==> flow/design.v <==
module ALU (a,b,ctrl,res,R15,res_we,R15_we);
	input signed [15:0] a,b;
	input [3:0] ctrl;
	output reg signed [15:0] res;
	output reg signed [15:0] R15;
	output reg res_we, R15_we;
	always@(*)begin
		res = 16'sd0;
		R15 = 16'sd0;
		res_we = 1'b1;
		R15_we = 1'b0;
		case(ctrl)
			3'b000: begin
						res = a + b;
					end
			3'b001: begin
						res = a - b;
					end
			3'b010: begin
						{R15,res} = a * b;
						R15_we = 1'b1;
					end
			3'b011: begin
						R15_we = 1'b1;
						if (b == 16'sd0) begin
							res = -16'sd1;
							R15 = a;
						end
						else begin
							res = a / b;
							R15 = a % b;
						end
					end
			3'b100: begin
						res = a & b;
					end
			3'b101: begin
						res = a | b;
					end
			default: begin
						res_we = 1'b0;
					end
		endcase
	end
endmodule
module alu16(clk, rst, a, b, ctrl, res, R15);
	input clk, rst;
	input [15:0] a, b;
	input [3:0] ctrl;
	output reg [15:0] res;
	output reg [15:0] R15;
	wire [15:0] alu_res, alu_R15;
	wire res_we, R15_we;
	ALU u_alu(.a(a), .b(b), .ctrl(ctrl), .res(alu_res), .R15(alu_R15), .res_we(res_we), .R15_we(R15_we));
	always @(posedge clk, negedge rst) begin
		if (~rst) begin
			res <= 16'h0000;
			R15 <= 16'h0000;
		end
		else begin
			if (res_we)
				res <= alu_res;
			if (R15_we)
				R15 <= alu_R15;
		end
	end
endmodule
==> Step by step through the tools: alu16 <==
What the tools print for alu16, step after step.
Lines are those of the file above, counted from 1.
Cell names lack the library's common part.
{ "design": {"top_module": "alu16", "clk_port": "clk", "cell_library": "sky130hd", "pvt_corner": "tt_025C_1v80"} }

==> Word-level counts <==
Counts by Yosys on the flattened word-level netlist (proc, flatten, opt, wreduce; memories kept). Register bits leave out memories and registers merged into their read ports (data or address); mux counts leave out enables and synchronous resets folded into registers. Print and check cells are left out. Cells with the same type and inputs are merged into one.
{ "word_totals": {"register_bits": 32, "in_bits": 38, "out_inout_bits": 32, "wordCells": 24} }
{ "classes": {"addsub": 2, "n_mul": 1, "div": 2, "eq_ne": 5, "muxes": 6, "bitwise": 2, "n_reduce_logical": 4} }
{ "op_table": {"columns": ["op", "n"], "rows": [
  ["multiplier 16 x 16 -> 32 bit", 1],
  ["divider 16 x 16 -> 16 bit", 1],
  ["modulo 16 x 16 -> 16 bit", 1],
  ["case mux 16 bit (select 6 bit)", 1],
  ["case mux 16 bit (select 2 bit)", 1],
  ["2-to-1 mux 16 bit", 2],
  ["adder 16 bit", 1],
  ["subtractor 16 bit", 1],
  ["bitwise AND 16 bit", 1],
  ["bitwise OR 16 bit", 1],
  ["zero test 16 bit", 1],
  ["equality test 4 x 2 -> 1 bit with constant B", 2],
  ["equality test 4 x 3 -> 1 bit with constant B", 2],
  ["OR reduction 6 bit", 1],
  ["equality test 4 x 1 -> 1 bit with constant B", 1],
  ["zero test 4 bit", 1],
  ["OR reduction 2 bit", 1],
  ["2-to-1 mux 1 bit", 2]
]} }

==> Longest topological paths <==
Yosys ltp: most cells in a row. Word level: on the elaborated netlist, between registers, memories and ports. Mapped: between sequential cells and ports; inverters and the memories' decode and read muxes count.
{ "logic_depth": {"ltp_word": 3, "abc_area": 0, "mapped_depth": 160, "depth_no_buf": 146} }

==> Synthesis result <==
Yosys stat after the flow's synthesis: flattened, memories mapped to cells. It holds for the ABC_AREA given above (unset counts as 0); a run with the other value may have another netlist.
{ "synth_totals": {"cell_count": 2892, "mapped_area_um2": 22454.0, "seq_area_um2": 800.8, "ff_cells": 32, "buffers": 127} }
{ "types": {"columns": ["cell_type", "n", "area_total_um2"], "rows": [
  ["fa_1", 264, 5.29E+03],
  ["ha_1", 244, 3.05E+03],
  ["inv_1", 345, 1.29E+03],
  ["nand2_1", 304, 1.14E+03],
  ["xnor2_1", 108, 945.907],
  ["nor2_1", 234, 878.342],
  ["dfrtp_1", 32, 800.768],
  ["a21oi_1", 151, 755.725],
  ["o21ai_0", 150, 750.72],
  ["and2_1", 104, 650.624],
  ["xor2_1", 73, 639.363],
  ["clkbuf_1", 97, 364.099],
  ["o21a_1", 41, 307.795],
  ["a21o_1", 36, 270.259],
  ["a31oi_1", 42, 262.752],
  ["nor3_1", 52, 260.25],
  ["nand2b_1", 39, 243.984],
  ["mux2i_1", 21, 210.202]
]} }
Not listed: further types 83, cells in them 555.
The figures by module come from a second, unflattened synthesis with its own total; it is not the netlist above.
{ "unflattened": {"cells_unflattened": 2883, "area_unflattened_um2": 22749.3} }
Rows give one instance, submodules left out.
{ "modules": {"columns": ["module", "n_inst", "cells", "area_um2"], "rows": [
  ["ALU", 1, 2815, 21450.6],
  ["alu16", 1, 68, 1298.7]
]} }

==> Timing after synthesis <==
Source: OpenSTA report_checks on the synthesized netlist (no wires, ideal clock, input and output delay 20% of the period each), path of least setup slack; recovery checks are left aside. Register names are those of the netlist, which keeps one name where synthesis merged equal registers.
{ "synth_path": {"path_type": "input port to flip-flop", "startpoint": "in b[0]", "endpoint": "reg R15[14]", "clock_period_ns": 40.0, "input_delay_ns": 8.000, "setup_ns": 0.133, "arrival_time_ns": 40.003, "path_slack_ns": -0.136, "delay_ns": 32.136, "driving_pins": 148, "period_less_setup_slack_ns": 40.136} }
"delay_ns" is the arrival time less input delay plus setup time.
"driving_pins": output pins that drive a net of the path, with the launching flip-flop's if there is one; two outputs of one cell count as two.
"period_less_setup_slack_ns" = period - worst setup slack (recovery checks aside). The figure is calculated, with input and output delays left at 20% of the set period.
The rows between start and end are the longest chain of elaborated cells between them; the timing report does not say that the signal goes this way. Where chains are equally long, one stands for them.
A line is the first line of the expression or statement that the cell stems from. Yosys adds cells for indexed reads and writes and turns some case tables into memories.
{ "synth_via": {"path_cell_list": "clkbuf_1 clkbuf_1 inv_1 ha_1 nor4b_4 a41oi_2 mux2i_4 a2111oi_4 buf_2 nand2_1 or2_2 nand2_1 o21ai_0 ha_1 o21a_1 nor2_1 or2_2 nor4_4 (+112 left out) ha_1 and2_1 a31oi_1 a311oi_1 o21ai_0 a21oi_1 clkbuf_1 clkbuf_1 nor2_1 a21oi_1 ha_1 nor3b_1 nor4b_2 nand3_1 or3_1 nor3_2 mux2i_1 o31ai_2", "elab_chain_cells": 3, "cone_cells": 5, "lines_between": 4, "classes_between": "mul: 1; div: 1; mux: 2; reduce/logical: 1"} }
{ "synth_lines": {"columns": ["item", "line_no", "text"], "rows": [
  ["start: declaration", 48, "input [15:0] a, b;"],
  ["modulo 16 x 16 -> 16 bit", 31, "R15 = a % b;"],
  ["2-to-1 mux 16 bit", 25, "if (b == 16'sd0) begin"],
  ["case mux 16 bit (select 2 bit)", 12, "case(ctrl)"],
  ["end: assignment", 58, "R15 <= 16'h0000;"],
  ["end: assignment", 64, "R15 <= alu_R15;"],
  ["end: declaration", 51, "output reg [15:0] R15;"]
]} }

==> Worst path after layout <==
From the final timing report of run 1: the path of least setup slack in the routed layout; clock arrival at registers is part of the times.
{ "layout_path": {"path_type": "input port to flip-flop", "startpoint": "in b[0]", "endpoint": "reg R15[14]", "clock_period_ns": 40.0, "input_delay_ns": 8.00, "setup_ns": 0.13, "arrival_time_ns": 38.57, "path_slack_ns": 1.59, "driving_pins": 158} }
The rows between start and end are the longest chain of elaborated cells between them; the timing report does not say that the signal goes this way. Where chains are equally long, one stands for them.
{ "layout_via": {"path_cell_list": "buf_4 clkbuf_8 clkbuf_8 clkinvlp_4 ha_4 nor4b_4 buf_4 nand4_4 a2bb2oi_2 a2111oi_4 buf_4 buf_8 nand2_1 or2_4 nand2_1 o21ai_1 ha_1 o21a_1 (+122 left out) ha_1 nor2b_2 o31ai_4 a21oi_2 o21ai_2 a21oi_4 buf_8 buf_8 nor2_1 a21oi_2 ha_2 nor3b_4 nor4b_4 nand3_1 or3_4 nor3_4 mux2i_1 o31ai_2", "elab_chain_cells": 3, "cone_cells": 5, "lines_between": 4, "classes_between": "mul: 1; div: 1; mux: 2; reduce/logical: 1"} }
{ "layout_lines": {"columns": ["item", "line_no", "text"], "rows": [
  ["start: declaration", 48, "input [15:0] a, b;"],
  ["modulo 16 x 16 -> 16 bit", 31, "R15 = a % b;"],
  ["2-to-1 mux 16 bit", 25, "if (b == 16'sd0) begin"],
  ["case mux 16 bit (select 2 bit)", 12, "case(ctrl)"],
  ["end: assignment", 58, "R15 <= 16'h0000;"],
  ["end: assignment", 64, "R15 <= alu_R15;"],
  ["end: declaration", 51, "output reg [15:0] R15;"]
]} }

Appendix: measured runs

Record of 5 stored runs of the RTL-to-layout flow on alu16, platform sky130hd. The runs are unordered. Constraints: input delay and output delay 20% of the set period each, output load 0.01 pF.
"achieved clock period (ns)": clock period set for the run, less the worst setup slack. It is reckoned from that one timing run; input and output delays stay at 20% of the period that was set.
"worst setup path time (ns)" is the time allowed to the run's worst setup path (the clock period less input and output delay, where it has them) less its slack. Clock arrival times count: a late capture clock shortens it, a late launch clock lengthens it.

settings of run 1
{
  "CORE_UTILIZATION": 57,
  "GPL_TIMING_DRIVEN": 0,
  "SETUP_SLACK_MARGIN": 1.0,
  "period_ns": 40.0,
  "CAP_MARGIN": 20,
  "CORE_MARGIN": 2,
  "SLEW_MARGIN": 20
}
report of run 1
yosys chip area after synthesis (um^2): 22454.0
finish__design__die__area: 40996.1
finish__design__instance__area__stdcell: 27249.9
finish__design__instance__utilization: 0.7035
finish__timing__setup__ws: 1.586
finish__timing__setup__tns: 0.000
finish__timing__hold__ws: 0.486
achieved clock period (ns): 38.414
worst setup path time (ns): 30.41
worst setup path kind: input port to flip-flop

settings of run 2
{
  "ABC_AREA": 1,
  "CORE_UTILIZATION": 57,
  "GPL_TIMING_DRIVEN": 1,
  "SETUP_SLACK_MARGIN": 0.99,
  "period_ns": 40.0,
  "CAP_MARGIN": 20,
  "CORE_MARGIN": 2,
  "SLEW_MARGIN": 20
}
report of run 2
yosys chip area after synthesis (um^2): 22480.3
finish__design__die__area: 41042.7
finish__design__instance__area__stdcell: 24556.1
finish__design__instance__utilization: 0.6324
finish__timing__setup__ws: 3.473
finish__timing__setup__tns: 0.000
finish__timing__hold__ws: 0.500
achieved clock period (ns): 36.527
worst setup path time (ns): 28.53
worst setup path kind: input port to flip-flop

settings of run 3
{
  "ABC_AREA": 0,
  "CELL_PAD_IN_SITES_DETAIL_PLACEMENT": 1,
  "CELL_PAD_IN_SITES_GLOBAL_PLACEMENT": 2,
  "CORE_ASPECT_RATIO": 0.65,
  "CORE_UTILIZATION": 57,
  "CTS_CLUSTER_SIZE": 88,
  "GPL_TIMING_DRIVEN": 1,
  "PLACE_DENSITY_LB_ADDON": 0.01,
  "SETUP_SLACK_MARGIN": 0.99,
  "period_ns": 40.0,
  "CAP_MARGIN": 20,
  "CORE_MARGIN": 2,
  "SLEW_MARGIN": 20
}
report of run 3: did not finish, place, FLW-0024

settings of run 4
{
  "CELL_PAD_IN_SITES_DETAIL_PLACEMENT": 0,
  "CELL_PAD_IN_SITES_GLOBAL_PLACEMENT": 1,
  "CORE_ASPECT_RATIO": 0.66,
  "CORE_MARGIN": 4,
  "CORE_UTILIZATION": 31,
  "CTS_CLUSTER_DIAMETER": 359,
  "CTS_CLUSTER_SIZE": 36,
  "GPL_ROUTABILITY_DRIVEN": 0,
  "GPL_TIMING_DRIVEN": 0,
  "MAX_ROUTING_LAYER": "met4",
  "MIN_ROUTING_LAYER": "met2",
  "PLACE_DENSITY": 0.76,
  "SETUP_SLACK_MARGIN": 5.0,
  "SLEW_MARGIN": 15,
  "TNS_END_PERCENT": 15,
  "period_ns": 53.5,
  "CAP_MARGIN": 20
}
report of run 4: did not finish, route, GRT-0116

settings of run 5
{
  "ABC_AREA": 0,
  "CORE_ASPECT_RATIO": 1.62,
  "CORE_UTILIZATION": 40,
  "CTS_CLUSTER_DIAMETER": 345,
  "PLACE_DENSITY_LB_ADDON": 0.29,
  "TNS_END_PERCENT": 45,
  "period_ns": 46.5,
  "CAP_MARGIN": 20,
  "CORE_MARGIN": 2,
  "SLEW_MARGIN": 20
}
report of run 5
yosys chip area after synthesis (um^2): 22454.0
finish__design__die__area: 58102.2
finish__design__instance__area__stdcell: 24746.2
finish__design__instance__utilization: 0.4451
finish__timing__setup__ws: 1.928
finish__timing__setup__tns: 0.000
finish__timing__hold__ws: 0.469
achieved clock period (ns): 44.572
worst setup path time (ns): 35.27
worst setup path kind: input port to flip-flop
